==> flow/design.v <==
module EntryBox(Ai, Bi, Pi, Gi);
  input Ai, Bi;
  output Pi, Gi;
  wire Pi, Gi;
  xor(Pi, Ai, Bi);
  and(Gi, Ai, Bi);
endmodule
module GenerateBox(Pi, Gi, Gki, G);
  input Pi, Gi, Gki;
  output G;
  wire G;
  wire w1, w2;
  and(w1, Pi, Gki);
  or(G, w1, Gi);
endmodule
module PropagateBox(Pi, Gi, Pki, Gki, P, G);
  input Pi, Gi, Pki, Gki;
  output P, G;
  wire P, G;
  and(P, Pi, Pki);  
  GenerateBox gbox(.Pi(Pi), .Gi(Gi), .Gki(Gki), .G(G));
endmodule
module SumBlock(Pi, Gki, Si);
  input Pi, Gki;
  output Si;
  wire Si;
  xor(Si, Pi, Gki);
endmodule
`timescale 1ns / 1ns
module KoggeStoneAdder8bit(A, B, Ci, S, Co);
  input Ci;
  input [7:0] A, B;
  output [7:0] S;
  output Co;
  wire [7:0] S;
  wire Co;
  wire P00, P01, P02, P03, P04, P05, P06, P07;
  wire G00, G01, G02, G03, G04, G05, G06, G07;
  wire P11, P12, P13, P14, P15, P16, P17;
  wire G10, G11, G12, G13, G14, G15, G16, G17;
  wire P23, P24, P25, P26, P27;
  wire G21, G22, G23, G24, G25, G26, G27;
  wire P37;
  wire G33, G34, G35, G36;
  EntryBox E0(.Ai(A[0]), .Bi(B[0]), .Pi(P00), .Gi(G00));
  EntryBox E1(.Ai(A[1]), .Bi(B[1]), .Pi(P01), .Gi(G01));
  EntryBox E2(.Ai(A[2]), .Bi(B[2]), .Pi(P02), .Gi(G02));
  EntryBox E3(.Ai(A[3]), .Bi(B[3]), .Pi(P03), .Gi(G03));
  EntryBox E4(.Ai(A[4]), .Bi(B[4]), .Pi(P04), .Gi(G04));
  EntryBox E5(.Ai(A[5]), .Bi(B[5]), .Pi(P05), .Gi(G05));
  EntryBox E6(.Ai(A[6]), .Bi(B[6]), .Pi(P06), .Gi(G06));
  EntryBox E7(.Ai(A[7]), .Bi(B[7]), .Pi(P07), .Gi(G07));
  GenerateBox  GB10 (.Pi(P00), .Gi(G00), .Gki(Ci),  .G(G10));
  PropagateBox PB11 (.Pi(P01), .Gi(G01), .Pki(P00), .Gki(G00), .P(P11), .G(G11));
  PropagateBox PB12 (.Pi(P02), .Gi(G02), .Pki(P01), .Gki(G01), .P(P12), .G(G12));
  PropagateBox PB13 (.Pi(P03), .Gi(G03), .Pki(P02), .Gki(G02), .P(P13), .G(G13));
  PropagateBox PB14 (.Pi(P04), .Gi(G04), .Pki(P03), .Gki(G03), .P(P14), .G(G14));
  PropagateBox PB15 (.Pi(P05), .Gi(G05), .Pki(P04), .Gki(G04), .P(P15), .G(G15));
  PropagateBox PB16 (.Pi(P06), .Gi(G06), .Pki(P05), .Gki(G05), .P(P16), .G(G16));
  PropagateBox PB17 (.Pi(P07), .Gi(G07), .Pki(P06), .Gki(G06), .P(P17), .G(G17));
  GenerateBox  GB21 (.Pi(P11), .Gi(G11), .Gki(Ci),  .G(G21));
  GenerateBox  GB22 (.Pi(P12), .Gi(G12), .Gki(G10), .G(G22));
  PropagateBox PB23 (.Pi(P13), .Gi(G13), .Pki(P11), .Gki(G11), .P(P23), .G(G23));
  PropagateBox PB24 (.Pi(P14), .Gi(G14), .Pki(P12), .Gki(G12), .P(P24), .G(G24));
  PropagateBox PB25 (.Pi(P15), .Gi(G15), .Pki(P13), .Gki(G13), .P(P25), .G(G25));
  PropagateBox PB26 (.Pi(P16), .Gi(G16), .Pki(P14), .Gki(G14), .P(P26), .G(G26));
  PropagateBox PB27 (.Pi(P17), .Gi(G17), .Pki(P15), .Gki(G15), .P(P27), .G(G27));
  GenerateBox  GB33 (.Pi(P23), .Gi(G23), .Gki(Ci),  .G(G33));
  GenerateBox  GB34 (.Pi(P24), .Gi(G24), .Gki(G10), .G(G34));
  GenerateBox  GB35 (.Pi(P25), .Gi(G25), .Gki(G21), .G(G35));
  GenerateBox  GB36 (.Pi(P26), .Gi(G26), .Gki(G22), .G(G36));
  PropagateBox PB37 (.Pi(P27), .Gi(G27), .Pki(P23), .Gki(G23), .P(P37), .G(G37));
  GenerateBox  GB47 (.Pi(P37), .Gi(G37), .Gki(Ci), .G(Co)); 
  SumBlock S0(.Pi(P00), .Gki(Ci),  .Si(S[0]));
  SumBlock S1(.Pi(P01), .Gki(G10), .Si(S[1]));
  SumBlock S2(.Pi(P02), .Gki(G21), .Si(S[2]));
  SumBlock S3(.Pi(P03), .Gki(G22), .Si(S[3]));
  SumBlock S4(.Pi(P04), .Gki(G33), .Si(S[4]));
  SumBlock S5(.Pi(P05), .Gki(G34), .Si(S[5]));
  SumBlock S6(.Pi(P06), .Gki(G35), .Si(S[6]));
  SumBlock S7(.Pi(P07), .Gki(G36), .Si(S[7]));
endmodule
`timescale 1ns / 1ns
module KSA_24bit(Ci, A, B, S, Co);
	input Ci;						 
	input [23:0] A, B;			 
	output wire [23:0] S;		 
	output wire Co;				 
	wire W1, W2;
	KoggeStoneAdder8bit KSA0(.A(A[7:0]),   .B(B[7:0]),   .Ci(Ci), .S(S[7:0]),   .Co(W1));
	KoggeStoneAdder8bit KSA1(.A(A[15:8]),  .B(B[15:8]),  .Ci(W1), .S(S[15:8]),  .Co(W2));
	KoggeStoneAdder8bit KSA2(.A(A[23:16]), .B(B[23:16]), .Ci(W2), .S(S[23:16]), .Co(Co));
endmodule
`timescale 1ns / 1ns
module KSA_48bit(Ci, A, B, S, Co);
	input Ci;						 
	input [47:0] A, B;			 
	output wire [47:0] S;		 
	output wire Co;				 
	wire W1, W2, W3, W4, W5;
	KoggeStoneAdder8bit KSA0(.A(A[7:0]),   .B(B[7:0]),   .Ci(Ci), .S(S[7:0]),   .Co(W1));
	KoggeStoneAdder8bit KSA1(.A(A[15:8]),  .B(B[15:8]),  .Ci(W1), .S(S[15:8]),  .Co(W2));
	KoggeStoneAdder8bit KSA2(.A(A[23:16]), .B(B[23:16]), .Ci(W2), .S(S[23:16]), .Co(W3));
	KoggeStoneAdder8bit KSA3(.A(A[31:24]), .B(B[31:24]), .Ci(W3), .S(S[31:24]), .Co(W4));
	KoggeStoneAdder8bit KSA4(.A(A[39:32]), .B(B[39:32]), .Ci(W4), .S(S[39:32]), .Co(W5));
	KoggeStoneAdder8bit KSA5(.A(A[47:40]), .B(B[47:40]), .Ci(W5), .S(S[47:40]), .Co(Co));
endmodule
module Mux(sel,in0,in1,out);
input wire sel;
input wire [23:0] in0,in1;
output wire [23:0] out;
assign out=(sel)? in1:in0;
endmodule
`timescale 1ns / 1ps
module FSA_24bit_u(Multiplicand, Multiplier, Result);
	input wire [23:0] Multiplicand;
	input wire [23:0] Multiplier;
	output wire [47:0] Result;
	wire [47:0] W0,	 W1,  W2,  W3,  W4,  W5,  W6,  W7,  W8,  W9,  W10, W11;
	wire [47:0] W12, W13, W14, W15, W16, W17, W18, W19, W20, W21;
	wire [23:0] WAND0,	WAND1,	WAND2,	WAND3,	WAND4,	WAND5,	WAND6,	WAND7; 
	wire [23:0] WAND8,	WAND9,	WAND10, WAND11, WAND12, WAND13, WAND14, WAND15; 
	wire [23:0] WAND16, WAND17, WAND18, WAND19, WAND20, WAND21, WAND22, WAND23;
	and(WAND0[0], Multiplicand[0], Multiplier[0]);
	and(WAND0[1], Multiplicand[1], Multiplier[0]);
	and(WAND0[2], Multiplicand[2], Multiplier[0]);
	and(WAND0[3], Multiplicand[3], Multiplier[0]);
	and(WAND0[4], Multiplicand[4], Multiplier[0]);
	and(WAND0[5], Multiplicand[5], Multiplier[0]);
	and(WAND0[6], Multiplicand[6], Multiplier[0]);
	and(WAND0[7], Multiplicand[7], Multiplier[0]);
	and(WAND0[8], Multiplicand[8], Multiplier[0]);
	and(WAND0[9], Multiplicand[9], Multiplier[0]);
	and(WAND0[10], Multiplicand[10], Multiplier[0]);
	and(WAND0[11], Multiplicand[11], Multiplier[0]);
	and(WAND0[12], Multiplicand[12], Multiplier[0]);
	and(WAND0[13], Multiplicand[13], Multiplier[0]);
	and(WAND0[14], Multiplicand[14], Multiplier[0]);
	and(WAND0[15], Multiplicand[15], Multiplier[0]);
	and(WAND0[16], Multiplicand[16], Multiplier[0]);
	and(WAND0[17], Multiplicand[17], Multiplier[0]);
	and(WAND0[18], Multiplicand[18], Multiplier[0]);
	and(WAND0[19], Multiplicand[19], Multiplier[0]);
	and(WAND0[20], Multiplicand[20], Multiplier[0]);
	and(WAND0[21], Multiplicand[21], Multiplier[0]);
	and(WAND0[22], Multiplicand[22], Multiplier[0]);
	and(WAND0[23], Multiplicand[23], Multiplier[0]);
	and(WAND1[0], Multiplicand[0], Multiplier[1]);
	and(WAND1[1], Multiplicand[1], Multiplier[1]);
	and(WAND1[2], Multiplicand[2], Multiplier[1]);
	and(WAND1[3], Multiplicand[3], Multiplier[1]);
	and(WAND1[4], Multiplicand[4], Multiplier[1]);
	and(WAND1[5], Multiplicand[5], Multiplier[1]);
	and(WAND1[6], Multiplicand[6], Multiplier[1]);
	and(WAND1[7], Multiplicand[7], Multiplier[1]);
	and(WAND1[8], Multiplicand[8], Multiplier[1]);
	and(WAND1[9], Multiplicand[9], Multiplier[1]);
	and(WAND1[10], Multiplicand[10], Multiplier[1]);
	and(WAND1[11], Multiplicand[11], Multiplier[1]);
	and(WAND1[12], Multiplicand[12], Multiplier[1]);
	and(WAND1[13], Multiplicand[13], Multiplier[1]);
	and(WAND1[14], Multiplicand[14], Multiplier[1]);
	and(WAND1[15], Multiplicand[15], Multiplier[1]);
	and(WAND1[16], Multiplicand[16], Multiplier[1]);
	and(WAND1[17], Multiplicand[17], Multiplier[1]);
	and(WAND1[18], Multiplicand[18], Multiplier[1]);
	and(WAND1[19], Multiplicand[19], Multiplier[1]);
	and(WAND1[20], Multiplicand[20], Multiplier[1]);
	and(WAND1[21], Multiplicand[21], Multiplier[1]);
	and(WAND1[22], Multiplicand[22], Multiplier[1]);
	and(WAND1[23], Multiplicand[23], Multiplier[1]);
	and(WAND2[0], Multiplicand[0], Multiplier[2]);
	and(WAND2[1], Multiplicand[1], Multiplier[2]);
	and(WAND2[2], Multiplicand[2], Multiplier[2]);
	and(WAND2[3], Multiplicand[3], Multiplier[2]);
	and(WAND2[4], Multiplicand[4], Multiplier[2]);
	and(WAND2[5], Multiplicand[5], Multiplier[2]);
	and(WAND2[6], Multiplicand[6], Multiplier[2]);
	and(WAND2[7], Multiplicand[7], Multiplier[2]);
	and(WAND2[8], Multiplicand[8], Multiplier[2]);
	and(WAND2[9], Multiplicand[9], Multiplier[2]);
	and(WAND2[10], Multiplicand[10], Multiplier[2]);
	and(WAND2[11], Multiplicand[11], Multiplier[2]);
	and(WAND2[12], Multiplicand[12], Multiplier[2]);
	and(WAND2[13], Multiplicand[13], Multiplier[2]);
	and(WAND2[14], Multiplicand[14], Multiplier[2]);
	and(WAND2[15], Multiplicand[15], Multiplier[2]);
	and(WAND2[16], Multiplicand[16], Multiplier[2]);
	and(WAND2[17], Multiplicand[17], Multiplier[2]);
	and(WAND2[18], Multiplicand[18], Multiplier[2]);
	and(WAND2[19], Multiplicand[19], Multiplier[2]);
	and(WAND2[20], Multiplicand[20], Multiplier[2]);
	and(WAND2[21], Multiplicand[21], Multiplier[2]);
	and(WAND2[22], Multiplicand[22], Multiplier[2]);
	and(WAND2[23], Multiplicand[23], Multiplier[2]);
	and(WAND3[0], Multiplicand[0], Multiplier[3]);
	and(WAND3[1], Multiplicand[1], Multiplier[3]);
	and(WAND3[2], Multiplicand[2], Multiplier[3]);
	and(WAND3[3], Multiplicand[3], Multiplier[3]);
	and(WAND3[4], Multiplicand[4], Multiplier[3]);
	and(WAND3[5], Multiplicand[5], Multiplier[3]);
	and(WAND3[6], Multiplicand[6], Multiplier[3]);
	and(WAND3[7], Multiplicand[7], Multiplier[3]);
	and(WAND3[8], Multiplicand[8], Multiplier[3]);
	and(WAND3[9], Multiplicand[9], Multiplier[3]);
	and(WAND3[10], Multiplicand[10], Multiplier[3]);
	and(WAND3[11], Multiplicand[11], Multiplier[3]);
	and(WAND3[12], Multiplicand[12], Multiplier[3]);
	and(WAND3[13], Multiplicand[13], Multiplier[3]);
	and(WAND3[14], Multiplicand[14], Multiplier[3]);
	and(WAND3[15], Multiplicand[15], Multiplier[3]);
	and(WAND3[16], Multiplicand[16], Multiplier[3]);
	and(WAND3[17], Multiplicand[17], Multiplier[3]);
	and(WAND3[18], Multiplicand[18], Multiplier[3]);
	and(WAND3[19], Multiplicand[19], Multiplier[3]);
	and(WAND3[20], Multiplicand[20], Multiplier[3]);
	and(WAND3[21], Multiplicand[21], Multiplier[3]);
	and(WAND3[22], Multiplicand[22], Multiplier[3]);
	and(WAND3[23], Multiplicand[23], Multiplier[3]);
	and(WAND4[0], Multiplicand[0], Multiplier[4]);
	and(WAND4[1], Multiplicand[1], Multiplier[4]);
	and(WAND4[2], Multiplicand[2], Multiplier[4]);
	and(WAND4[3], Multiplicand[3], Multiplier[4]);
	and(WAND4[4], Multiplicand[4], Multiplier[4]);
	and(WAND4[5], Multiplicand[5], Multiplier[4]);
	and(WAND4[6], Multiplicand[6], Multiplier[4]);
	and(WAND4[7], Multiplicand[7], Multiplier[4]);
	and(WAND4[8], Multiplicand[8], Multiplier[4]);
	and(WAND4[9], Multiplicand[9], Multiplier[4]);
	and(WAND4[10], Multiplicand[10], Multiplier[4]);
	and(WAND4[11], Multiplicand[11], Multiplier[4]);
	and(WAND4[12], Multiplicand[12], Multiplier[4]);
	and(WAND4[13], Multiplicand[13], Multiplier[4]);
	and(WAND4[14], Multiplicand[14], Multiplier[4]);
	and(WAND4[15], Multiplicand[15], Multiplier[4]);
	and(WAND4[16], Multiplicand[16], Multiplier[4]);
	and(WAND4[17], Multiplicand[17], Multiplier[4]);
	and(WAND4[18], Multiplicand[18], Multiplier[4]);
	and(WAND4[19], Multiplicand[19], Multiplier[4]);
	and(WAND4[20], Multiplicand[20], Multiplier[4]);
	and(WAND4[21], Multiplicand[21], Multiplier[4]);
	and(WAND4[22], Multiplicand[22], Multiplier[4]);
	and(WAND4[23], Multiplicand[23], Multiplier[4]);
	and(WAND5[0], Multiplicand[0], Multiplier[5]);
	and(WAND5[1], Multiplicand[1], Multiplier[5]);
	and(WAND5[2], Multiplicand[2], Multiplier[5]);
	and(WAND5[3], Multiplicand[3], Multiplier[5]);
	and(WAND5[4], Multiplicand[4], Multiplier[5]);
	and(WAND5[5], Multiplicand[5], Multiplier[5]);
	and(WAND5[6], Multiplicand[6], Multiplier[5]);
	and(WAND5[7], Multiplicand[7], Multiplier[5]);
	and(WAND5[8], Multiplicand[8], Multiplier[5]);
	and(WAND5[9], Multiplicand[9], Multiplier[5]);
	and(WAND5[10], Multiplicand[10], Multiplier[5]);
	and(WAND5[11], Multiplicand[11], Multiplier[5]);
	and(WAND5[12], Multiplicand[12], Multiplier[5]);
	and(WAND5[13], Multiplicand[13], Multiplier[5]);
	and(WAND5[14], Multiplicand[14], Multiplier[5]);
	and(WAND5[15], Multiplicand[15], Multiplier[5]);
	and(WAND5[16], Multiplicand[16], Multiplier[5]);
	and(WAND5[17], Multiplicand[17], Multiplier[5]);
	and(WAND5[18], Multiplicand[18], Multiplier[5]);
	and(WAND5[19], Multiplicand[19], Multiplier[5]);
	and(WAND5[20], Multiplicand[20], Multiplier[5]);
	and(WAND5[21], Multiplicand[21], Multiplier[5]);
	and(WAND5[22], Multiplicand[22], Multiplier[5]);
	and(WAND5[23], Multiplicand[23], Multiplier[5]);
	and(WAND6[0], Multiplicand[0], Multiplier[6]);
	and(WAND6[1], Multiplicand[1], Multiplier[6]);
	and(WAND6[2], Multiplicand[2], Multiplier[6]);
	and(WAND6[3], Multiplicand[3], Multiplier[6]);
	and(WAND6[4], Multiplicand[4], Multiplier[6]);
	and(WAND6[5], Multiplicand[5], Multiplier[6]);
	and(WAND6[6], Multiplicand[6], Multiplier[6]);
	and(WAND6[7], Multiplicand[7], Multiplier[6]);
	and(WAND6[8], Multiplicand[8], Multiplier[6]);
	and(WAND6[9], Multiplicand[9], Multiplier[6]);
	and(WAND6[10], Multiplicand[10], Multiplier[6]);
	and(WAND6[11], Multiplicand[11], Multiplier[6]);
	and(WAND6[12], Multiplicand[12], Multiplier[6]);
	and(WAND6[13], Multiplicand[13], Multiplier[6]);
	and(WAND6[14], Multiplicand[14], Multiplier[6]);
	and(WAND6[15], Multiplicand[15], Multiplier[6]);
	and(WAND6[16], Multiplicand[16], Multiplier[6]);
	and(WAND6[17], Multiplicand[17], Multiplier[6]);
	and(WAND6[18], Multiplicand[18], Multiplier[6]);
	and(WAND6[19], Multiplicand[19], Multiplier[6]);
	and(WAND6[20], Multiplicand[20], Multiplier[6]);
	and(WAND6[21], Multiplicand[21], Multiplier[6]);
	and(WAND6[22], Multiplicand[22], Multiplier[6]);
	and(WAND6[23], Multiplicand[23], Multiplier[6]);
	and(WAND7[0], Multiplicand[0], Multiplier[7]);
	and(WAND7[1], Multiplicand[1], Multiplier[7]);
	and(WAND7[2], Multiplicand[2], Multiplier[7]);
	and(WAND7[3], Multiplicand[3], Multiplier[7]);
	and(WAND7[4], Multiplicand[4], Multiplier[7]);
	and(WAND7[5], Multiplicand[5], Multiplier[7]);
	and(WAND7[6], Multiplicand[6], Multiplier[7]);
	and(WAND7[7], Multiplicand[7], Multiplier[7]);
	and(WAND7[8], Multiplicand[8], Multiplier[7]);
	and(WAND7[9], Multiplicand[9], Multiplier[7]);
	and(WAND7[10], Multiplicand[10], Multiplier[7]);
	and(WAND7[11], Multiplicand[11], Multiplier[7]);
	and(WAND7[12], Multiplicand[12], Multiplier[7]);
	and(WAND7[13], Multiplicand[13], Multiplier[7]);
	and(WAND7[14], Multiplicand[14], Multiplier[7]);
	and(WAND7[15], Multiplicand[15], Multiplier[7]);
	and(WAND7[16], Multiplicand[16], Multiplier[7]);
	and(WAND7[17], Multiplicand[17], Multiplier[7]);
	and(WAND7[18], Multiplicand[18], Multiplier[7]);
	and(WAND7[19], Multiplicand[19], Multiplier[7]);
	and(WAND7[20], Multiplicand[20], Multiplier[7]);
	and(WAND7[21], Multiplicand[21], Multiplier[7]);
	and(WAND7[22], Multiplicand[22], Multiplier[7]);
	and(WAND7[23], Multiplicand[23], Multiplier[7]);
	and(WAND8[0], Multiplicand[0], Multiplier[8]);
	and(WAND8[1], Multiplicand[1], Multiplier[8]);
	and(WAND8[2], Multiplicand[2], Multiplier[8]);
	and(WAND8[3], Multiplicand[3], Multiplier[8]);
	and(WAND8[4], Multiplicand[4], Multiplier[8]);
	and(WAND8[5], Multiplicand[5], Multiplier[8]);
	and(WAND8[6], Multiplicand[6], Multiplier[8]);
	and(WAND8[7], Multiplicand[7], Multiplier[8]);
	and(WAND8[8], Multiplicand[8], Multiplier[8]);
	and(WAND8[9], Multiplicand[9], Multiplier[8]);
	and(WAND8[10], Multiplicand[10], Multiplier[8]);
	and(WAND8[11], Multiplicand[11], Multiplier[8]);
	and(WAND8[12], Multiplicand[12], Multiplier[8]);
	and(WAND8[13], Multiplicand[13], Multiplier[8]);
	and(WAND8[14], Multiplicand[14], Multiplier[8]);
	and(WAND8[15], Multiplicand[15], Multiplier[8]);
	and(WAND8[16], Multiplicand[16], Multiplier[8]);
	and(WAND8[17], Multiplicand[17], Multiplier[8]);
	and(WAND8[18], Multiplicand[18], Multiplier[8]);
	and(WAND8[19], Multiplicand[19], Multiplier[8]);
	and(WAND8[20], Multiplicand[20], Multiplier[8]);
	and(WAND8[21], Multiplicand[21], Multiplier[8]);
	and(WAND8[22], Multiplicand[22], Multiplier[8]);
	and(WAND8[23], Multiplicand[23], Multiplier[8]);
	and(WAND9[0], Multiplicand[0], Multiplier[9]);
	and(WAND9[1], Multiplicand[1], Multiplier[9]);
	and(WAND9[2], Multiplicand[2], Multiplier[9]);
	and(WAND9[3], Multiplicand[3], Multiplier[9]);
	and(WAND9[4], Multiplicand[4], Multiplier[9]);
	and(WAND9[5], Multiplicand[5], Multiplier[9]);
	and(WAND9[6], Multiplicand[6], Multiplier[9]);
	and(WAND9[7], Multiplicand[7], Multiplier[9]);
	and(WAND9[8], Multiplicand[8], Multiplier[9]);
	and(WAND9[9], Multiplicand[9], Multiplier[9]);
	and(WAND9[10], Multiplicand[10], Multiplier[9]);
	and(WAND9[11], Multiplicand[11], Multiplier[9]);
	and(WAND9[12], Multiplicand[12], Multiplier[9]);
	and(WAND9[13], Multiplicand[13], Multiplier[9]);
	and(WAND9[14], Multiplicand[14], Multiplier[9]);
	and(WAND9[15], Multiplicand[15], Multiplier[9]);
	and(WAND9[16], Multiplicand[16], Multiplier[9]);
	and(WAND9[17], Multiplicand[17], Multiplier[9]);
	and(WAND9[18], Multiplicand[18], Multiplier[9]);
	and(WAND9[19], Multiplicand[19], Multiplier[9]);
	and(WAND9[20], Multiplicand[20], Multiplier[9]);
	and(WAND9[21], Multiplicand[21], Multiplier[9]);
	and(WAND9[22], Multiplicand[22], Multiplier[9]);
	and(WAND9[23], Multiplicand[23], Multiplier[9]);
	and(WAND10[0], Multiplicand[0], Multiplier[10]);
	and(WAND10[1], Multiplicand[1], Multiplier[10]);
	and(WAND10[2], Multiplicand[2], Multiplier[10]);
	and(WAND10[3], Multiplicand[3], Multiplier[10]);
	and(WAND10[4], Multiplicand[4], Multiplier[10]);
	and(WAND10[5], Multiplicand[5], Multiplier[10]);
	and(WAND10[6], Multiplicand[6], Multiplier[10]);
	and(WAND10[7], Multiplicand[7], Multiplier[10]);
	and(WAND10[8], Multiplicand[8], Multiplier[10]);
	and(WAND10[9], Multiplicand[9], Multiplier[10]);
	and(WAND10[10], Multiplicand[10], Multiplier[10]);
	and(WAND10[11], Multiplicand[11], Multiplier[10]);
	and(WAND10[12], Multiplicand[12], Multiplier[10]);
	and(WAND10[13], Multiplicand[13], Multiplier[10]);
	and(WAND10[14], Multiplicand[14], Multiplier[10]);
	and(WAND10[15], Multiplicand[15], Multiplier[10]);
	and(WAND10[16], Multiplicand[16], Multiplier[10]);
	and(WAND10[17], Multiplicand[17], Multiplier[10]);
	and(WAND10[18], Multiplicand[18], Multiplier[10]);
	and(WAND10[19], Multiplicand[19], Multiplier[10]);
	and(WAND10[20], Multiplicand[20], Multiplier[10]);
	and(WAND10[21], Multiplicand[21], Multiplier[10]);
	and(WAND10[22], Multiplicand[22], Multiplier[10]);
	and(WAND10[23], Multiplicand[23], Multiplier[10]);
	and(WAND11[0], Multiplicand[0], Multiplier[11]);
	and(WAND11[1], Multiplicand[1], Multiplier[11]);
	and(WAND11[2], Multiplicand[2], Multiplier[11]);
	and(WAND11[3], Multiplicand[3], Multiplier[11]);
	and(WAND11[4], Multiplicand[4], Multiplier[11]);
	and(WAND11[5], Multiplicand[5], Multiplier[11]);
	and(WAND11[6], Multiplicand[6], Multiplier[11]);
	and(WAND11[7], Multiplicand[7], Multiplier[11]);
	and(WAND11[8], Multiplicand[8], Multiplier[11]);
	and(WAND11[9], Multiplicand[9], Multiplier[11]);
	and(WAND11[10], Multiplicand[10], Multiplier[11]);
	and(WAND11[11], Multiplicand[11], Multiplier[11]);
	and(WAND11[12], Multiplicand[12], Multiplier[11]);
	and(WAND11[13], Multiplicand[13], Multiplier[11]);
	and(WAND11[14], Multiplicand[14], Multiplier[11]);
	and(WAND11[15], Multiplicand[15], Multiplier[11]);
	and(WAND11[16], Multiplicand[16], Multiplier[11]);
	and(WAND11[17], Multiplicand[17], Multiplier[11]);
	and(WAND11[18], Multiplicand[18], Multiplier[11]);
	and(WAND11[19], Multiplicand[19], Multiplier[11]);
	and(WAND11[20], Multiplicand[20], Multiplier[11]);
	and(WAND11[21], Multiplicand[21], Multiplier[11]);
	and(WAND11[22], Multiplicand[22], Multiplier[11]);
	and(WAND11[23], Multiplicand[23], Multiplier[11]);
	and(WAND12[0], Multiplicand[0], Multiplier[12]);
	and(WAND12[1], Multiplicand[1], Multiplier[12]);
	and(WAND12[2], Multiplicand[2], Multiplier[12]);
	and(WAND12[3], Multiplicand[3], Multiplier[12]);
	and(WAND12[4], Multiplicand[4], Multiplier[12]);
	and(WAND12[5], Multiplicand[5], Multiplier[12]);
	and(WAND12[6], Multiplicand[6], Multiplier[12]);
	and(WAND12[7], Multiplicand[7], Multiplier[12]);
	and(WAND12[8], Multiplicand[8], Multiplier[12]);
	and(WAND12[9], Multiplicand[9], Multiplier[12]);
	and(WAND12[10], Multiplicand[10], Multiplier[12]);
	and(WAND12[11], Multiplicand[11], Multiplier[12]);
	and(WAND12[12], Multiplicand[12], Multiplier[12]);
	and(WAND12[13], Multiplicand[13], Multiplier[12]);
	and(WAND12[14], Multiplicand[14], Multiplier[12]);
	and(WAND12[15], Multiplicand[15], Multiplier[12]);
	and(WAND12[16], Multiplicand[16], Multiplier[12]);
	and(WAND12[17], Multiplicand[17], Multiplier[12]);
	and(WAND12[18], Multiplicand[18], Multiplier[12]);
	and(WAND12[19], Multiplicand[19], Multiplier[12]);
	and(WAND12[20], Multiplicand[20], Multiplier[12]);
	and(WAND12[21], Multiplicand[21], Multiplier[12]);
	and(WAND12[22], Multiplicand[22], Multiplier[12]);
	and(WAND12[23], Multiplicand[23], Multiplier[12]);
	and(WAND13[0], Multiplicand[0], Multiplier[13]);
	and(WAND13[1], Multiplicand[1], Multiplier[13]);
	and(WAND13[2], Multiplicand[2], Multiplier[13]);
	and(WAND13[3], Multiplicand[3], Multiplier[13]);
	and(WAND13[4], Multiplicand[4], Multiplier[13]);
	and(WAND13[5], Multiplicand[5], Multiplier[13]);
	and(WAND13[6], Multiplicand[6], Multiplier[13]);
	and(WAND13[7], Multiplicand[7], Multiplier[13]);
	and(WAND13[8], Multiplicand[8], Multiplier[13]);
	and(WAND13[9], Multiplicand[9], Multiplier[13]);
	and(WAND13[10], Multiplicand[10], Multiplier[13]);
	and(WAND13[11], Multiplicand[11], Multiplier[13]);
	and(WAND13[12], Multiplicand[12], Multiplier[13]);
	and(WAND13[13], Multiplicand[13], Multiplier[13]);
	and(WAND13[14], Multiplicand[14], Multiplier[13]);
	and(WAND13[15], Multiplicand[15], Multiplier[13]);
	and(WAND13[16], Multiplicand[16], Multiplier[13]);
	and(WAND13[17], Multiplicand[17], Multiplier[13]);
	and(WAND13[18], Multiplicand[18], Multiplier[13]);
	and(WAND13[19], Multiplicand[19], Multiplier[13]);
	and(WAND13[20], Multiplicand[20], Multiplier[13]);
	and(WAND13[21], Multiplicand[21], Multiplier[13]);
	and(WAND13[22], Multiplicand[22], Multiplier[13]);
	and(WAND13[23], Multiplicand[23], Multiplier[13]);
	and(WAND14[0], Multiplicand[0], Multiplier[14]);
	and(WAND14[1], Multiplicand[1], Multiplier[14]);
	and(WAND14[2], Multiplicand[2], Multiplier[14]);
	and(WAND14[3], Multiplicand[3], Multiplier[14]);
	and(WAND14[4], Multiplicand[4], Multiplier[14]);
	and(WAND14[5], Multiplicand[5], Multiplier[14]);
	and(WAND14[6], Multiplicand[6], Multiplier[14]);
	and(WAND14[7], Multiplicand[7], Multiplier[14]);
	and(WAND14[8], Multiplicand[8], Multiplier[14]);
	and(WAND14[9], Multiplicand[9], Multiplier[14]);
	and(WAND14[10], Multiplicand[10], Multiplier[14]);
	and(WAND14[11], Multiplicand[11], Multiplier[14]);
	and(WAND14[12], Multiplicand[12], Multiplier[14]);
	and(WAND14[13], Multiplicand[13], Multiplier[14]);
	and(WAND14[14], Multiplicand[14], Multiplier[14]);
	and(WAND14[15], Multiplicand[15], Multiplier[14]);
	and(WAND14[16], Multiplicand[16], Multiplier[14]);
	and(WAND14[17], Multiplicand[17], Multiplier[14]);
	and(WAND14[18], Multiplicand[18], Multiplier[14]);
	and(WAND14[19], Multiplicand[19], Multiplier[14]);
	and(WAND14[20], Multiplicand[20], Multiplier[14]);
	and(WAND14[21], Multiplicand[21], Multiplier[14]);
	and(WAND14[22], Multiplicand[22], Multiplier[14]);
	and(WAND14[23], Multiplicand[23], Multiplier[14]);
	and(WAND15[0], Multiplicand[0], Multiplier[15]);
	and(WAND15[1], Multiplicand[1], Multiplier[15]);
	and(WAND15[2], Multiplicand[2], Multiplier[15]);
	and(WAND15[3], Multiplicand[3], Multiplier[15]);
	and(WAND15[4], Multiplicand[4], Multiplier[15]);
	and(WAND15[5], Multiplicand[5], Multiplier[15]);
	and(WAND15[6], Multiplicand[6], Multiplier[15]);
	and(WAND15[7], Multiplicand[7], Multiplier[15]);
	and(WAND15[8], Multiplicand[8], Multiplier[15]);
	and(WAND15[9], Multiplicand[9], Multiplier[15]);
	and(WAND15[10], Multiplicand[10], Multiplier[15]);
	and(WAND15[11], Multiplicand[11], Multiplier[15]);
	and(WAND15[12], Multiplicand[12], Multiplier[15]);
	and(WAND15[13], Multiplicand[13], Multiplier[15]);
	and(WAND15[14], Multiplicand[14], Multiplier[15]);
	and(WAND15[15], Multiplicand[15], Multiplier[15]);
	and(WAND15[16], Multiplicand[16], Multiplier[15]);
	and(WAND15[17], Multiplicand[17], Multiplier[15]);
	and(WAND15[18], Multiplicand[18], Multiplier[15]);
	and(WAND15[19], Multiplicand[19], Multiplier[15]);
	and(WAND15[20], Multiplicand[20], Multiplier[15]);
	and(WAND15[21], Multiplicand[21], Multiplier[15]);
	and(WAND15[22], Multiplicand[22], Multiplier[15]);
	and(WAND15[23], Multiplicand[23], Multiplier[15]);
	and(WAND16[0], Multiplicand[0], Multiplier[16]);
	and(WAND16[1], Multiplicand[1], Multiplier[16]);
	and(WAND16[2], Multiplicand[2], Multiplier[16]);
	and(WAND16[3], Multiplicand[3], Multiplier[16]);
	and(WAND16[4], Multiplicand[4], Multiplier[16]);
	and(WAND16[5], Multiplicand[5], Multiplier[16]);
	and(WAND16[6], Multiplicand[6], Multiplier[16]);
	and(WAND16[7], Multiplicand[7], Multiplier[16]);
	and(WAND16[8], Multiplicand[8], Multiplier[16]);
	and(WAND16[9], Multiplicand[9], Multiplier[16]);
	and(WAND16[10], Multiplicand[10], Multiplier[16]);
	and(WAND16[11], Multiplicand[11], Multiplier[16]);
	and(WAND16[12], Multiplicand[12], Multiplier[16]);
	and(WAND16[13], Multiplicand[13], Multiplier[16]);
	and(WAND16[14], Multiplicand[14], Multiplier[16]);
	and(WAND16[15], Multiplicand[15], Multiplier[16]);
	and(WAND16[16], Multiplicand[16], Multiplier[16]);
	and(WAND16[17], Multiplicand[17], Multiplier[16]);
	and(WAND16[18], Multiplicand[18], Multiplier[16]);
	and(WAND16[19], Multiplicand[19], Multiplier[16]);
	and(WAND16[20], Multiplicand[20], Multiplier[16]);
	and(WAND16[21], Multiplicand[21], Multiplier[16]);
	and(WAND16[22], Multiplicand[22], Multiplier[16]);
	and(WAND16[23], Multiplicand[23], Multiplier[16]);
	and(WAND17[0], Multiplicand[0], Multiplier[17]);
	and(WAND17[1], Multiplicand[1], Multiplier[17]);
	and(WAND17[2], Multiplicand[2], Multiplier[17]);
	and(WAND17[3], Multiplicand[3], Multiplier[17]);
	and(WAND17[4], Multiplicand[4], Multiplier[17]);
	and(WAND17[5], Multiplicand[5], Multiplier[17]);
	and(WAND17[6], Multiplicand[6], Multiplier[17]);
	and(WAND17[7], Multiplicand[7], Multiplier[17]);
	and(WAND17[8], Multiplicand[8], Multiplier[17]);
	and(WAND17[9], Multiplicand[9], Multiplier[17]);
	and(WAND17[10], Multiplicand[10], Multiplier[17]);
	and(WAND17[11], Multiplicand[11], Multiplier[17]);
	and(WAND17[12], Multiplicand[12], Multiplier[17]);
	and(WAND17[13], Multiplicand[13], Multiplier[17]);
	and(WAND17[14], Multiplicand[14], Multiplier[17]);
	and(WAND17[15], Multiplicand[15], Multiplier[17]);
	and(WAND17[16], Multiplicand[16], Multiplier[17]);
	and(WAND17[17], Multiplicand[17], Multiplier[17]);
	and(WAND17[18], Multiplicand[18], Multiplier[17]);
	and(WAND17[19], Multiplicand[19], Multiplier[17]);
	and(WAND17[20], Multiplicand[20], Multiplier[17]);
	and(WAND17[21], Multiplicand[21], Multiplier[17]);
	and(WAND17[22], Multiplicand[22], Multiplier[17]);
	and(WAND17[23], Multiplicand[23], Multiplier[17]);
	and(WAND18[0], Multiplicand[0], Multiplier[18]);
	and(WAND18[1], Multiplicand[1], Multiplier[18]);
	and(WAND18[2], Multiplicand[2], Multiplier[18]);
	and(WAND18[3], Multiplicand[3], Multiplier[18]);
	and(WAND18[4], Multiplicand[4], Multiplier[18]);
	and(WAND18[5], Multiplicand[5], Multiplier[18]);
	and(WAND18[6], Multiplicand[6], Multiplier[18]);
	and(WAND18[7], Multiplicand[7], Multiplier[18]);
	and(WAND18[8], Multiplicand[8], Multiplier[18]);
	and(WAND18[9], Multiplicand[9], Multiplier[18]);
	and(WAND18[10], Multiplicand[10], Multiplier[18]);
	and(WAND18[11], Multiplicand[11], Multiplier[18]);
	and(WAND18[12], Multiplicand[12], Multiplier[18]);
	and(WAND18[13], Multiplicand[13], Multiplier[18]);
	and(WAND18[14], Multiplicand[14], Multiplier[18]);
	and(WAND18[15], Multiplicand[15], Multiplier[18]);
	and(WAND18[16], Multiplicand[16], Multiplier[18]);
	and(WAND18[17], Multiplicand[17], Multiplier[18]);
	and(WAND18[18], Multiplicand[18], Multiplier[18]);
	and(WAND18[19], Multiplicand[19], Multiplier[18]);
	and(WAND18[20], Multiplicand[20], Multiplier[18]);
	and(WAND18[21], Multiplicand[21], Multiplier[18]);
	and(WAND18[22], Multiplicand[22], Multiplier[18]);
	and(WAND18[23], Multiplicand[23], Multiplier[18]);
	and(WAND19[0], Multiplicand[0], Multiplier[19]);
	and(WAND19[1], Multiplicand[1], Multiplier[19]);
	and(WAND19[2], Multiplicand[2], Multiplier[19]);
	and(WAND19[3], Multiplicand[3], Multiplier[19]);
	and(WAND19[4], Multiplicand[4], Multiplier[19]);
	and(WAND19[5], Multiplicand[5], Multiplier[19]);
	and(WAND19[6], Multiplicand[6], Multiplier[19]);
	and(WAND19[7], Multiplicand[7], Multiplier[19]);
	and(WAND19[8], Multiplicand[8], Multiplier[19]);
	and(WAND19[9], Multiplicand[9], Multiplier[19]);
	and(WAND19[10], Multiplicand[10], Multiplier[19]);
	and(WAND19[11], Multiplicand[11], Multiplier[19]);
	and(WAND19[12], Multiplicand[12], Multiplier[19]);
	and(WAND19[13], Multiplicand[13], Multiplier[19]);
	and(WAND19[14], Multiplicand[14], Multiplier[19]);
	and(WAND19[15], Multiplicand[15], Multiplier[19]);
	and(WAND19[16], Multiplicand[16], Multiplier[19]);
	and(WAND19[17], Multiplicand[17], Multiplier[19]);
	and(WAND19[18], Multiplicand[18], Multiplier[19]);
	and(WAND19[19], Multiplicand[19], Multiplier[19]);
	and(WAND19[20], Multiplicand[20], Multiplier[19]);
	and(WAND19[21], Multiplicand[21], Multiplier[19]);
	and(WAND19[22], Multiplicand[22], Multiplier[19]);
	and(WAND19[23], Multiplicand[23], Multiplier[19]);
	and(WAND20[0], Multiplicand[0], Multiplier[20]);
	and(WAND20[1], Multiplicand[1], Multiplier[20]);
	and(WAND20[2], Multiplicand[2], Multiplier[20]);
	and(WAND20[3], Multiplicand[3], Multiplier[20]);
	and(WAND20[4], Multiplicand[4], Multiplier[20]);
	and(WAND20[5], Multiplicand[5], Multiplier[20]);
	and(WAND20[6], Multiplicand[6], Multiplier[20]);
	and(WAND20[7], Multiplicand[7], Multiplier[20]);
	and(WAND20[8], Multiplicand[8], Multiplier[20]);
	and(WAND20[9], Multiplicand[9], Multiplier[20]);
	and(WAND20[10], Multiplicand[10], Multiplier[20]);
	and(WAND20[11], Multiplicand[11], Multiplier[20]);
	and(WAND20[12], Multiplicand[12], Multiplier[20]);
	and(WAND20[13], Multiplicand[13], Multiplier[20]);
	and(WAND20[14], Multiplicand[14], Multiplier[20]);
	and(WAND20[15], Multiplicand[15], Multiplier[20]);
	and(WAND20[16], Multiplicand[16], Multiplier[20]);
	and(WAND20[17], Multiplicand[17], Multiplier[20]);
	and(WAND20[18], Multiplicand[18], Multiplier[20]);
	and(WAND20[19], Multiplicand[19], Multiplier[20]);
	and(WAND20[20], Multiplicand[20], Multiplier[20]);
	and(WAND20[21], Multiplicand[21], Multiplier[20]);
	and(WAND20[22], Multiplicand[22], Multiplier[20]);
	and(WAND20[23], Multiplicand[23], Multiplier[20]);
	and(WAND21[0], Multiplicand[0], Multiplier[21]);
	and(WAND21[1], Multiplicand[1], Multiplier[21]);
	and(WAND21[2], Multiplicand[2], Multiplier[21]);
	and(WAND21[3], Multiplicand[3], Multiplier[21]);
	and(WAND21[4], Multiplicand[4], Multiplier[21]);
	and(WAND21[5], Multiplicand[5], Multiplier[21]);
	and(WAND21[6], Multiplicand[6], Multiplier[21]);
	and(WAND21[7], Multiplicand[7], Multiplier[21]);
	and(WAND21[8], Multiplicand[8], Multiplier[21]);
	and(WAND21[9], Multiplicand[9], Multiplier[21]);
	and(WAND21[10], Multiplicand[10], Multiplier[21]);
	and(WAND21[11], Multiplicand[11], Multiplier[21]);
	and(WAND21[12], Multiplicand[12], Multiplier[21]);
	and(WAND21[13], Multiplicand[13], Multiplier[21]);
	and(WAND21[14], Multiplicand[14], Multiplier[21]);
	and(WAND21[15], Multiplicand[15], Multiplier[21]);
	and(WAND21[16], Multiplicand[16], Multiplier[21]);
	and(WAND21[17], Multiplicand[17], Multiplier[21]);
	and(WAND21[18], Multiplicand[18], Multiplier[21]);
	and(WAND21[19], Multiplicand[19], Multiplier[21]);
	and(WAND21[20], Multiplicand[20], Multiplier[21]);
	and(WAND21[21], Multiplicand[21], Multiplier[21]);
	and(WAND21[22], Multiplicand[22], Multiplier[21]);
	and(WAND21[23], Multiplicand[23], Multiplier[21]);
	and(WAND22[0], Multiplicand[0], Multiplier[22]);
	and(WAND22[1], Multiplicand[1], Multiplier[22]);
	and(WAND22[2], Multiplicand[2], Multiplier[22]);
	and(WAND22[3], Multiplicand[3], Multiplier[22]);
	and(WAND22[4], Multiplicand[4], Multiplier[22]);
	and(WAND22[5], Multiplicand[5], Multiplier[22]);
	and(WAND22[6], Multiplicand[6], Multiplier[22]);
	and(WAND22[7], Multiplicand[7], Multiplier[22]);
	and(WAND22[8], Multiplicand[8], Multiplier[22]);
	and(WAND22[9], Multiplicand[9], Multiplier[22]);
	and(WAND22[10], Multiplicand[10], Multiplier[22]);
	and(WAND22[11], Multiplicand[11], Multiplier[22]);
	and(WAND22[12], Multiplicand[12], Multiplier[22]);
	and(WAND22[13], Multiplicand[13], Multiplier[22]);
	and(WAND22[14], Multiplicand[14], Multiplier[22]);
	and(WAND22[15], Multiplicand[15], Multiplier[22]);
	and(WAND22[16], Multiplicand[16], Multiplier[22]);
	and(WAND22[17], Multiplicand[17], Multiplier[22]);
	and(WAND22[18], Multiplicand[18], Multiplier[22]);
	and(WAND22[19], Multiplicand[19], Multiplier[22]);
	and(WAND22[20], Multiplicand[20], Multiplier[22]);
	and(WAND22[21], Multiplicand[21], Multiplier[22]);
	and(WAND22[22], Multiplicand[22], Multiplier[22]);
	and(WAND22[23], Multiplicand[23], Multiplier[22]);
	and(WAND23[0], Multiplicand[0], Multiplier[23]);
	and(WAND23[1], Multiplicand[1], Multiplier[23]);
	and(WAND23[2], Multiplicand[2], Multiplier[23]);
	and(WAND23[3], Multiplicand[3], Multiplier[23]);
	and(WAND23[4], Multiplicand[4], Multiplier[23]);
	and(WAND23[5], Multiplicand[5], Multiplier[23]);
	and(WAND23[6], Multiplicand[6], Multiplier[23]);
	and(WAND23[7], Multiplicand[7], Multiplier[23]);
	and(WAND23[8], Multiplicand[8], Multiplier[23]);
	and(WAND23[9], Multiplicand[9], Multiplier[23]);
	and(WAND23[10], Multiplicand[10], Multiplier[23]);
	and(WAND23[11], Multiplicand[11], Multiplier[23]);
	and(WAND23[12], Multiplicand[12], Multiplier[23]);
	and(WAND23[13], Multiplicand[13], Multiplier[23]);
	and(WAND23[14], Multiplicand[14], Multiplier[23]);
	and(WAND23[15], Multiplicand[15], Multiplier[23]);
	and(WAND23[16], Multiplicand[16], Multiplier[23]);
	and(WAND23[17], Multiplicand[17], Multiplier[23]);
	and(WAND23[18], Multiplicand[18], Multiplier[23]);
	and(WAND23[19], Multiplicand[19], Multiplier[23]);
	and(WAND23[20], Multiplicand[20], Multiplier[23]);
	and(WAND23[21], Multiplicand[21], Multiplier[23]);
	and(WAND23[22], Multiplicand[22], Multiplier[23]);
	and(WAND23[23], Multiplicand[23], Multiplier[23]);
	KSA_48bit KSA0  (.Ci(1'b0), .A({24'b0, WAND0}),         .B({23'b0, WAND1, 1'b0}),   .S(W0),  .Co());
	KSA_48bit KSA1  (.Ci(1'b0), .A({22'b0, WAND2, 2'b0}),   .B({21'b0, WAND3, 3'b0}),   .S(W1),  .Co());
	KSA_48bit KSA2  (.Ci(1'b0), .A({20'b0, WAND4, 4'b0}),   .B({19'b0, WAND5, 5'b0}),   .S(W2),  .Co());
	KSA_48bit KSA3  (.Ci(1'b0), .A({18'b0, WAND6, 6'b0}),   .B({17'b0, WAND7, 7'b0}),   .S(W3),  .Co());
	KSA_48bit KSA4  (.Ci(1'b0), .A({16'b0, WAND8, 8'b0}),   .B({15'b0, WAND9, 9'b0}),   .S(W4),  .Co());
	KSA_48bit KSA5  (.Ci(1'b0), .A({14'b0, WAND10, 10'b0}), .B({13'b0, WAND11, 11'b0}), .S(W5),  .Co());
	KSA_48bit KSA6  (.Ci(1'b0), .A({12'b0, WAND12, 12'b0}), .B({11'b0, WAND13, 13'b0}), .S(W6),  .Co());
	KSA_48bit KSA7  (.Ci(1'b0), .A({10'b0, WAND14, 14'b0}), .B({9'b0, WAND15, 15'b0}),  .S(W7),  .Co());
	KSA_48bit KSA8  (.Ci(1'b0), .A({8'b0, WAND16, 16'b0}),  .B({7'b0, WAND17, 17'b0}),  .S(W8),  .Co());
	KSA_48bit KSA9  (.Ci(1'b0), .A({6'b0, WAND18, 18'b0}),  .B({5'b0, WAND19, 19'b0}),  .S(W9),  .Co());
	KSA_48bit KSA10 (.Ci(1'b0), .A({4'b0, WAND20, 20'b0}),  .B({3'b0, WAND21, 21'b0}),  .S(W10), .Co());
	KSA_48bit KSA11 (.Ci(1'b0), .A({2'b0, WAND22, 22'b0}),  .B({1'b0, WAND23, 23'b0}),  .S(W11), .Co());
	KSA_48bit KSA12 (.Ci(1'b0), .A(W0),    .B(W1),    .S(W12),   .Co());
	KSA_48bit KSA13 (.Ci(1'b0), .A(W2),    .B(W3),    .S(W13),   .Co());
	KSA_48bit KSA14 (.Ci(1'b0), .A(W4),    .B(W5),    .S(W14),   .Co());
	KSA_48bit KSA15 (.Ci(1'b0), .A(W6),    .B(W7),    .S(W15),   .Co());
	KSA_48bit KSA16 (.Ci(1'b0), .A(W8),    .B(W9),    .S(W16),   .Co());
	KSA_48bit KSA17 (.Ci(1'b0), .A(W10),   .B(W11),   .S(W17),   .Co());
	KSA_48bit KSA18 (.Ci(1'b0), .A(W12),   .B(W13),   .S(W18),   .Co());
	KSA_48bit KSA19 (.Ci(1'b0), .A(W14),   .B(W15),   .S(W19),   .Co());
	KSA_48bit KSA20 (.Ci(1'b0), .A(W16),   .B(W17),   .S(W20),   .Co());
	KSA_48bit KSA21 (.Ci(1'b0), .A(W18),   .B(W19),   .S(W21),   .Co());
	KSA_48bit KSA22 (.Ci(1'b0), .A(W20),   .B(W21),   .S(Result),   .Co());
endmodule
`timescale 1ns / 1ps
module FloatMultiplier_rounding(Multiplicand, Multiplier, Result);
	input wire [31:0] Multiplicand;
	input wire [31:0] Multiplier;
	output wire [31:0] Result;
	wire [47:0] Wmult;
	wire [23:0] Wmux, Wround;
	wire [7:0] WE1;
	FSA_24bit_u Mult( .Multiplicand({1'b1,Multiplicand[22:0]}), .Multiplier({1'b1,Multiplier[22:0]}), .Result(Wmult));
	Mux m2to1( .sel(Wmult[47]), .in0(Wmult[45:22]), .in1(Wmult[46:23]), .out(Wmux));
	KSA_24bit addr( .Ci(Wmux[0]), .A({1'b0,Wmux[23:1]}), .B(24'b0), .S(Wround), .Co());
	assign Result[22:0] = Wround[22:0];
	KoggeStoneAdder8bit Add1( .A(Multiplicand[30:23]), .B(8'b10000001), .Ci(Wmult[47]), .S(WE1), .Co());
	KoggeStoneAdder8bit Add2( .A(WE1), .B(Multiplier[30:23]), .Ci(Wround[23]), .S(Result[30:23]), .Co());
	xor x1(Result[31],Multiplicand[31],Multiplier[31]);
endmodule
module Circle_Area_Calculator(clk, rst, radius, area);
  input wire clk, rst;
  input wire [31:0] radius;
  output reg [31:0] area;
  wire [31:0] Square_radius, Result;
  parameter Pi = 32'b01000000010010010000111111010000;
  FloatMultiplier_rounding FM0(.Multiplicand(radius), .Multiplier(radius), .Result(Square_radius));
  FloatMultiplier_rounding FM1(.Multiplicand(Square_radius), .Multiplier(Pi), .Result(Result));
  always @(posedge clk) begin
	if(rst) begin
		area[31:0] <= 1'b0;
	end else begin
		area[31:0] <= Result[31:0];
	end
  end
endmodule
Subject: tool reports on Circle_Area_Calculator

Hi,

-- Reports on Circle_Area_Calculator
Each step is given for the RTL above and for the edited RTL.
Lines under "unedited" count in the file above, lines under "edited" in the edited file.
"change" is "edited" less "unedited", of the values as shown; "relative change" is that difference over "unedited", in percent.
Operators carry their Yosys type and port widths (W data, S select, Z words).
Library cell names are shortened.
The mark n/a stands for no value.
- top module: Circle_Area_Calculator
- clock port: clk
- standard-cell library: sky130hd
- library corner: tt_025C_1v80

-- Edit of the RTL
The edit as a unified diff against the file above.
The edit is scripted: it alters the design's behaviour and was not made to optimise anything.
begin of diff
@@ -117,5 +117,5 @@
 	input wire [23:0] Multiplier;
 	output wire [47:0] Result;
-	wire [47:0] W0,	 W1,  W2,  W3,  W4,  W5,  W6,  W7,  W8,  W9,  W10, W11;
+	wire [46:0] W0,	 W1,  W2,  W3,  W4,  W5,  W6,  W7,  W8,  W9,  W10, W11;
 	wire [47:0] W12, W13, W14, W15, W16, W17, W18, W19, W20, W21;
 	wire [23:0] WAND0,	WAND1,	WAND2,	WAND3,	WAND4,	WAND5,	WAND6,	WAND7; 
end of diff

-- After elaboration
Counts by Yosys on the flattened word-level netlist (proc, flatten, opt, wreduce; memories kept). Register bits leave out memories and registers merged into their read ports (data or address); mux counts leave out enables and synchronous resets folded into registers. Print and check cells are left out. Cells with the same type and inputs are merged into one.
- operators by class (what ; unedited ; edited ; change ; relative change (%)):
    mux-type cells ; 2 ; 2 ; 0 ; 0.00
    bitwise logic cells ; 7074 ; 7072 ; -2 ; -0.03
- operators with widths (operator ; unedited ; edited ; change ; relative change (%)):
    $xor A1 B1 Y1 ; 1447 ; 1445 ; -2 ; -0.14
    $and A1 B1 Y1 ; 3896 ; 3896 ; 0 ; 0.00
    $or A1 B1 Y1 ; 1718 ; 1718 ; 0 ; 0.00
    $not A1 Y1 ; 13 ; 13 ; 0 ; 0.00
    $mux W24 ; 2 ; 2 ; 0 ; 0.00
- storage and ports (what ; unedited ; edited ; change ; relative change (%)):
    register bits ; 31 ; 31 ; 0 ; 0.00
    cells after elaboration ; 7077 ; 7075 ; -2 ; -0.03

-- Depth
Longest topological path by Yosys (ltp), each cell counted once; first at word level (registers and memories cut), then after technology mapping (sequential cells cut; the memories' decode and read muxes count).
- logic depth (what ; unedited ; edited ; change ; relative change (%)):
    word-level depth ; 131 ; 131 ; 0 ; 0.00
    ABC_AREA ; 0 ; 0 ; n/a ; n/a
    mapped depth ; 141 ; 137 ; -4 ; -2.84
    mapped depth without buffers ; 135 ; 131 ; -4 ; -2.96

-- Netlist
Yosys stat after the flow's synthesis: flattened, memories mapped to cells. It holds for the ABC_AREA given above (unset counts as 0); a run with the other value may have another netlist.
- cell types (type ; unedited ; edited ; change ; relative change (%)):
    o21bai_1 ; 110 ; 130 ; +20 ; +18.18
    inv_1 ; 339 ; 357 ; +18 ; +5.31
    o21ai_0 ; 224 ; 206 ; -18 ; -8.04
    nor2_1 ; 310 ; 325 ; +15 ; +4.84
    nor2b_1 ; 124 ; 112 ; -12 ; -9.68
    a21o_1 ; 185 ; 196 ; +11 ; +5.95
    nand2_1 ; 179 ; 189 ; +10 ; +5.59
    nor3_1 ; 93 ; 83 ; -10 ; -10.75
    xnor2_1 ; 416 ; 407 ; -9 ; -2.16
    nand4_1 ; 19 ; 28 ; +9 ; +47.37
    a21boi_0 ; 10 ; 19 ; +9 ; +90.00
    xor2_1 ; 181 ; 173 ; -8 ; -4.42
    o21ai_1 ; 4 ; 12 ; +8 ; +200.00
    a31oi_1 ; 18 ; 25 ; +7 ; +38.89
    a311oi_1 ; 9 ; 3 ; -6 ; -66.67
    a41oi_1 ; 7 ; 1 ; -6 ; -85.71
    a21oi_1 ; 406 ; 401 ; -5 ; -1.23
    a31o_2 ; 21 ; 16 ; -5 ; -23.81
The list need not be complete.
- synthesis totals (what ; unedited ; edited ; change ; relative change (%)):
    cell area after synthesis (um^2) ; 32252.2 ; 32175.9 ; -76.3 ; -0.24
    cell count ; 4297 ; 4321 ; +24 ; +0.56
    flip-flop cells ; 31 ; 31 ; 0 ; 0.00
    area of sequential cells (um^2) ; 620.6 ; 620.6 ; 0.0 ; 0.00
The figures by module come from a second, unflattened synthesis with its own total; it is not the netlist above.
- second synthesis, totals (what ; unedited ; edited ; change ; relative change (%)):
    cell total of the unflattened synthesis ; 15775 ; 15775 ; 0 ; 0.00
    area total of the unflattened synthesis (um^2) ; 127594.9 ; 127594.9 ; 0.0 ; 0.00
Each row is one instance without its submodules.
- by module, unedited (module ; sequential area (um^2) ; times used ; area (um^2) ; cells):
    GenerateBox ; 0.0 ; 6006 ; 7.5 ; 1
    EntryBox ; 0.0 ; 2288 ; 12.5 ; 1
    PropagateBox ; 0.0 ; 3718 ; 6.3 ; 1
    SumBlock ; 0.0 ; 2288 ; 8.8 ; 1
    FSA_24bit_u ; 0.0 ; 2 ; 4441.8 ; 673
    Circle_Area_Calculator ; 640.6 ; 1 ; 870.8 ; 69
    Mux ; 0.0 ; 2 ; 396.6 ; 27
    FloatMultiplier_rounding ; 0.0 ; 2 ; 16.3 ; 3
    KSA_24bit ; 0.0 ; 2 ; 0.0 ; 0
    KSA_48bit ; 0.0 ; 46 ; 0.0 ; 0
    KoggeStoneAdder8bit ; 0.0 ; 286 ; 0.0 ; 0
- by module, edited (module ; sequential area (um^2) ; times used ; area (um^2) ; cells):
    GenerateBox ; 0.0 ; 6006 ; 7.5 ; 1
    EntryBox ; 0.0 ; 2288 ; 12.5 ; 1
    PropagateBox ; 0.0 ; 3718 ; 6.3 ; 1
    SumBlock ; 0.0 ; 2288 ; 8.8 ; 1
    FSA_24bit_u ; 0.0 ; 2 ; 4441.8 ; 673
    Circle_Area_Calculator ; 640.6 ; 1 ; 870.8 ; 69
    Mux ; 0.0 ; 2 ; 396.6 ; 27
    FloatMultiplier_rounding ; 0.0 ; 2 ; 16.3 ; 3
    KSA_24bit ; 0.0 ; 2 ; 0.0 ; 0
    KSA_48bit ; 0.0 ; 46 ; 0.0 ; 0
    KoggeStoneAdder8bit ; 0.0 ; 286 ; 0.0 ; 0

-- Worst setup path after synthesis
Source: OpenSTA report_checks on the synthesized netlist (no wires, ideal clock, input and output delay 20% of the period each), path of least setup slack; recovery checks are left aside. Register names are those of the netlist, which keeps one name where synthesis merged equal registers.
- path after synthesis (what ; unedited ; edited ; change ; relative change (%)):
    kind ; input port to flip-flop ; input port to flip-flop ; n/a ; n/a
    start point ; in radius[2] ; in radius[2] ; n/a ; n/a
    end point ; reg area[30] ; reg area[26] ; n/a ; n/a
    data required time (ns) ; 29.872 ; 29.872 ; 0.000 ; 0.00
    path delay (ns) ; 23.580 ; 23.368 ; -0.212 ; -0.90
    clock period (ns) ; 30.0 ; 30.0 ; 0.0 ; 0.00
    driving pins on the path ; 134 ; 134 ; 0 ; 0.00
    path slack (ns) ; 0.421 ; 0.633 ; +0.212 ; n/a
    external input delay (ns) ; 6.000 ; 6.000 ; 0.000 ; 0.00
    buffers on the path ; 8 ; 8 ; 0 ; 0.00
    data arrival time (ns) ; 29.452 ; 29.240 ; -0.212 ; -0.72
    synthesis period reached (ns) ; 29.579 ; 29.367 ; -0.212 ; -0.72
"path delay" is the arrival time less input delay plus setup time.
"driving pins on the path": output pins that drive a net of the path, with the launching flip-flop's if there is one; two outputs of one cell count as two.
"synthesis period reached" = period - worst setup slack (recovery checks aside). The figure is calculated, with input and output delays left at 20% of the set period.
Between the ends stands the longest chain of elaborated cells between them, by number of cells; it is not shown to be the way that was timed. Of several equally long chains one is given.
A line is the first line of the expression or statement that the cell stems from. Yosys adds cells for indexed reads and writes and turns some case tables into memories.
Between the ends, after synthesis, unedited:
- path through: clkbuf_1 > clkbuf_1 > and2_1 > ha_1 > a31o_2 > a21oi_1 > maj3_1 > o21a_1 > o21bai_1 > a21oi_1 > fa_1 > inv_1 > ha_1 > o21a_1 > o21a_1 > o21a_1 > o21ai_0 > a21boi_0 > [98 not listed] > nand3_1 > o21ai_0 > o211ai_4 > nand2_1 > clkbuf_1 > clkbuf_1 > a21oi_1 > ha_1 > nor2b_1 > nand2_1 > a211oi_2 > and3_1 > ha_1 > nand2_1 > or3_1 > nor4_1 > xnor2_1 > nor2_1
- length of the longest elaborated chain at 131
- elaborated cells between the ends (all ways): 5023
- classes of those cells: 2 x mux; 5021 x logic
- RTL lines, path after synthesis, unedited (what ; line ; source):
    start: declaration ; 742 ; input wire [31:0] radius;
    $and A1 B1 Y1 ; 150 ; and(WAND1[2], Multiplicand[2], Multiplier[1]);
    $xor A1 B1 Y1 ; 5 ; xor(Pi, Ai, Bi);
    $and A1 B1 Y1 ; 20 ; and(P, Pi, Pki);
    $and A1 B1 Y1 ; 13 ; and(w1, Pi, Gki);
    $or A1 B1 Y1 ; 14 ; or(G, w1, Gi);
    $and A1 B1 Y1 ; 13 ;
    $or A1 B1 Y1 ; 14 ;
    [105 not listed] ; n/a ;
    $or A1 B1 Y1 (2 in a row) ; 14 ;
    $and A1 B1 Y1 (3 in a row) ; 13 ;
    $xor A1 B1 Y1 ; 27 ; xor(Si, Pi, Gki);
    $mux W24 ; 112 ; assign out=(sel)? in1:in0;
    $and A1 B1 Y1 (3 in a row) ; 20 ;
    $and A1 B1 Y1 (8 in a row) ; 13 ;
    $xor A1 B1 Y1 ; 27 ;
    end: assignment ; 750 ; area[31:0] <= 1'b0;
    end: assignment ; 752 ; area[31:0] <= Result[31:0];
    end: declaration ; 743 ; output reg [31:0] area;
Between the ends, after synthesis, edited:
- path through: clkbuf_1 > clkbuf_1 > and2_1 > ha_1 > a31o_2 > a21oi_1 > maj3_1 > o21a_1 > o21bai_1 > a21oi_1 > fa_1 > inv_1 > ha_1 > o21a_1 > o21a_1 > o21a_1 > o21ai_0 > a21boi_0 > [98 not listed] > ha_1 > and3_1 > and2_1 > o2111a_4 > inv_4 > buf_2 > buf_1 > nor2_1 > a211oi_1 > ha_1 > and2_1 > and4_1 > ha_1 > nand2_1 > o32a_1 > o22ai_1 > xnor2_1 > nor2_1
- length of the longest elaborated chain at 130
- elaborated cells between the ends (all ways): 4944
- classes of those cells: 2 x mux; 4942 x logic
- RTL lines, path after synthesis, edited (what ; line ; source):
    start: declaration ; 742 ; input wire [31:0] radius;
    $and A1 B1 Y1 ; 150 ; and(WAND1[2], Multiplicand[2], Multiplier[1]);
    $xor A1 B1 Y1 ; 5 ; xor(Pi, Ai, Bi);
    $and A1 B1 Y1 ; 20 ; and(P, Pi, Pki);
    $and A1 B1 Y1 ; 13 ; and(w1, Pi, Gki);
    $or A1 B1 Y1 ; 14 ; or(G, w1, Gi);
    $and A1 B1 Y1 ; 13 ;
    $or A1 B1 Y1 ; 14 ;
    [105 not listed] ; n/a ;
    $or A1 B1 Y1 (2 in a row) ; 14 ;
    $and A1 B1 Y1 (3 in a row) ; 13 ;
    $xor A1 B1 Y1 ; 27 ; xor(Si, Pi, Gki);
    $mux W24 ; 112 ; assign out=(sel)? in1:in0;
    $and A1 B1 Y1 (3 in a row) ; 20 ;
    $and A1 B1 Y1 (7 in a row) ; 13 ;
    $xor A1 B1 Y1 ; 27 ;
    end: assignment ; 750 ; area[31:0] <= 1'b0;
    end: assignment ; 752 ; area[31:0] <= Result[31:0];
    end: declaration ; 743 ; output reg [31:0] area;

-- Worst path after layout
Path of least setup slack in the final report of each run of pair A (OpenROAD, finished layout, wires in). Where an end is a register, its clock arrival counts in the times.
- path post-layout (what ; unedited ; edited ; change ; relative change (%)):
    kind ; input port to flip-flop ; input port to flip-flop ; n/a ; n/a
    start point ; in radius[2] ; in radius[1] ; n/a ; n/a
    end point ; reg area[28] ; reg area[26] ; n/a ; n/a
    data arrival time (ns) ; 28.89 ; 28.61 ; -0.28 ; -0.97
    data required time (ns) ; 30.20 ; 30.15 ; -0.05 ; -0.17
    driving pins on the path ; 133 ; 120 ; -13 ; -9.77
    buffers on the path ; 7 ; 6 ; -1 ; -14.29
    path slack (ns) ; 1.31 ; 1.54 ; +0.23 ; n/a
    external input delay (ns) ; 6.00 ; 6.00 ; 0.00 ; 0.00
    clock period (ns) ; 30.0 ; 30.0 ; 0.0 ; 0.00
Between the ends stands the longest chain of elaborated cells between them, by number of cells; it is not shown to be the way that was timed. Of several equally long chains one is given.
Between the ends, post-layout, unedited:
- path through: dlymetal6s2s_1 > and2_1 > ha_1 > a31o_2 > a21oi_2 > maj3_1 > o21a_1 > o21bai_2 > a21oi_2 > fa_1 > inv_1 > ha_1 > o21a_1 > o21a_1 > o21a_1 > o21ai_2 > a21boi_1 > o21ai_1 > [97 not listed] > ha_2 > nand4_1 > o31ai_4 > o211ai_4 > buf_4 > a31oi_4 > and3_1 > ha_1 > nor2b_2 > nand2_1 > a211oi_2 > and3_4 > ha_1 > nand2_1 > or3_4 > buf_4 > o21ai_0 > nor3b_1
- length of the longest elaborated chain at 130
- elaborated cells between the ends (all ways): 4985
- classes of those cells: 2 x mux; 4983 x logic
- RTL lines, path post-layout, unedited (what ; line ; source):
    start: declaration ; 742 ; input wire [31:0] radius;
    $and A1 B1 Y1 ; 150 ; and(WAND1[2], Multiplicand[2], Multiplier[1]);
    $xor A1 B1 Y1 ; 5 ; xor(Pi, Ai, Bi);
    $and A1 B1 Y1 ; 20 ; and(P, Pi, Pki);
    $and A1 B1 Y1 ; 13 ; and(w1, Pi, Gki);
    $or A1 B1 Y1 ; 14 ; or(G, w1, Gi);
    $and A1 B1 Y1 ; 13 ;
    $or A1 B1 Y1 ; 14 ;
    [105 not listed] ; n/a ;
    $or A1 B1 Y1 (2 in a row) ; 14 ;
    $and A1 B1 Y1 (3 in a row) ; 13 ;
    $xor A1 B1 Y1 ; 27 ; xor(Si, Pi, Gki);
    $mux W24 ; 112 ; assign out=(sel)? in1:in0;
    $and A1 B1 Y1 (3 in a row) ; 20 ;
    $and A1 B1 Y1 (7 in a row) ; 13 ;
    $xor A1 B1 Y1 ; 27 ;
    end: assignment ; 750 ; area[31:0] <= 1'b0;
    end: assignment ; 752 ; area[31:0] <= Result[31:0];
    end: declaration ; 743 ; output reg [31:0] area;
Between the ends, post-layout, edited:
- path through: clkdlybuf4s50_1 > buf_6 > and2_1 > ha_1 > a21o_1 > a21oi_1 > fa_1 > inv_1 > ha_1 > a21o_1 > a21oi_1 > o21bai_1 > a21oi_1 > o21bai_1 > a21oi_1 > o21bai_1 > a21oi_1 > o21bai_1 > [84 not listed] > a21oi_1 > a221o_1 > o31a_1 > ha_1 > and3_1 > and2_1 > o2111a_4 > buf_4 > a21oi_1 > ha_2 > and2_4 > and4_4 > ha_2 > nand2_1 > o32a_1 > o22ai_1 > xnor2_1 > nor2_1
- length of the longest elaborated chain at 130
- elaborated cells between the ends (all ways): 4848
- classes of those cells: 2 x mux; 4846 x logic
- RTL lines, path post-layout, edited (what ; line ; source):
    start: declaration ; 742 ; input wire [31:0] radius;
    $and A1 B1 Y1 ; 150 ; and(WAND1[2], Multiplicand[2], Multiplier[1]);
    $xor A1 B1 Y1 ; 5 ; xor(Pi, Ai, Bi);
    $and A1 B1 Y1 ; 20 ; and(P, Pi, Pki);
    $and A1 B1 Y1 ; 13 ; and(w1, Pi, Gki);
    $or A1 B1 Y1 ; 14 ; or(G, w1, Gi);
    $and A1 B1 Y1 ; 13 ;
    $or A1 B1 Y1 ; 14 ;
    [105 not listed] ; n/a ;
    $or A1 B1 Y1 (2 in a row) ; 14 ;
    $and A1 B1 Y1 (3 in a row) ; 13 ;
    $xor A1 B1 Y1 ; 27 ; xor(Si, Pi, Gki);
    $mux W24 ; 112 ; assign out=(sel)? in1:in0;
    $and A1 B1 Y1 (3 in a row) ; 20 ;
    $and A1 B1 Y1 (7 in a row) ; 13 ;
    $xor A1 B1 Y1 ; 27 ;
    end: assignment ; 750 ; area[31:0] <= 1'b0;
    end: assignment ; 752 ; area[31:0] <= Result[31:0];
    end: declaration ; 743 ; output reg [31:0] area;

-- Flow runs
Runs of the flow (Yosys, OpenROAD) on both versions; the two runs of a pair have the same settings. The constraints put input and output delay at 20% of the set period each and load the outputs with 0.01 pF.
Settings, pair A:
- noted period_ns: 30.0
- noted CAP_MARGIN: 20
- noted CORE_MARGIN: 2
- CORE_UTILIZATION: 40
- noted SLEW_MARGIN: 20
- measured results, pair A (what ; unedited ; edited ; change ; relative change (%)):
    final utilization (%) ; 45.9 ; 43.7 ; -2.2 ; n/a
    std-cell area (final layout) (um^2) ; 36787.8 ; 35006.1 ; -1781.7 ; -4.84
    die outline area (um^2) ; 82918.1 ; 82725.3 ; -192.8 ; -0.23
    worst hold slack after layout (ns) ; 6.520 ; 6.519 ; -0.001 ; n/a
    synthesized cell area (um^2) ; 32252.2 ; 32175.9 ; -76.3 ; -0.24
    final setup TNS (ns) ; 0.000 ; 0.000 ; 0.000 ; n/a
    clock period reached (ns) ; 28.691 ; 28.460 ; -0.231 ; -0.81
    worst slack on setup checks (ns) ; 1.309 ; 1.540 ; +0.231 ; n/a
Settings, pair B:
- CORE_ASPECT_RATIO at 1.05
- CORE_UTILIZATION: 71
- noted CTS_CLUSTER_SIZE: 29
- GPL_TIMING_DRIVEN at 0
- MIN_ROUTING_LAYER: met1
- PLACE_DENSITY_LB_ADDON at 0.18
- SETUP_SLACK_MARGIN at 5.0
- noted TNS_END_PERCENT: 10
- noted period_ns: 30.1
- noted CAP_MARGIN: 20
- noted CORE_MARGIN: 2
- noted SLEW_MARGIN: 20
- measured results, pair B (what ; unedited ; edited ; change ; relative change (%)):
    final utilization (%) ; 82.3 ; 82.6 ; +0.3 ; n/a
    std-cell area (final layout) (um^2) ; 37164.4 ; 36724.0 ; -440.4 ; -1.19
    die outline area (um^2) ; 47146.6 ; 47038.1 ; -108.5 ; -0.23
    worst hold slack after layout (ns) ; 6.633 ; 6.528 ; -0.105 ; n/a
    synthesized cell area (um^2) ; 32252.2 ; 32175.9 ; -76.3 ; -0.24
    final setup TNS (ns) ; -0.861 ; 0.000 ; +0.861 ; n/a
    clock period reached (ns) ; 30.461 ; 29.477 ; -0.984 ; -3.23
    worst slack on setup checks (ns) ; -0.361 ; 0.623 ; +0.984 ; n/a
"clock period reached" is the run's clock period less its worst setup slack. It is reckoned from that one timing run; input and output delays stay at 20% of the period that was set.

Regards
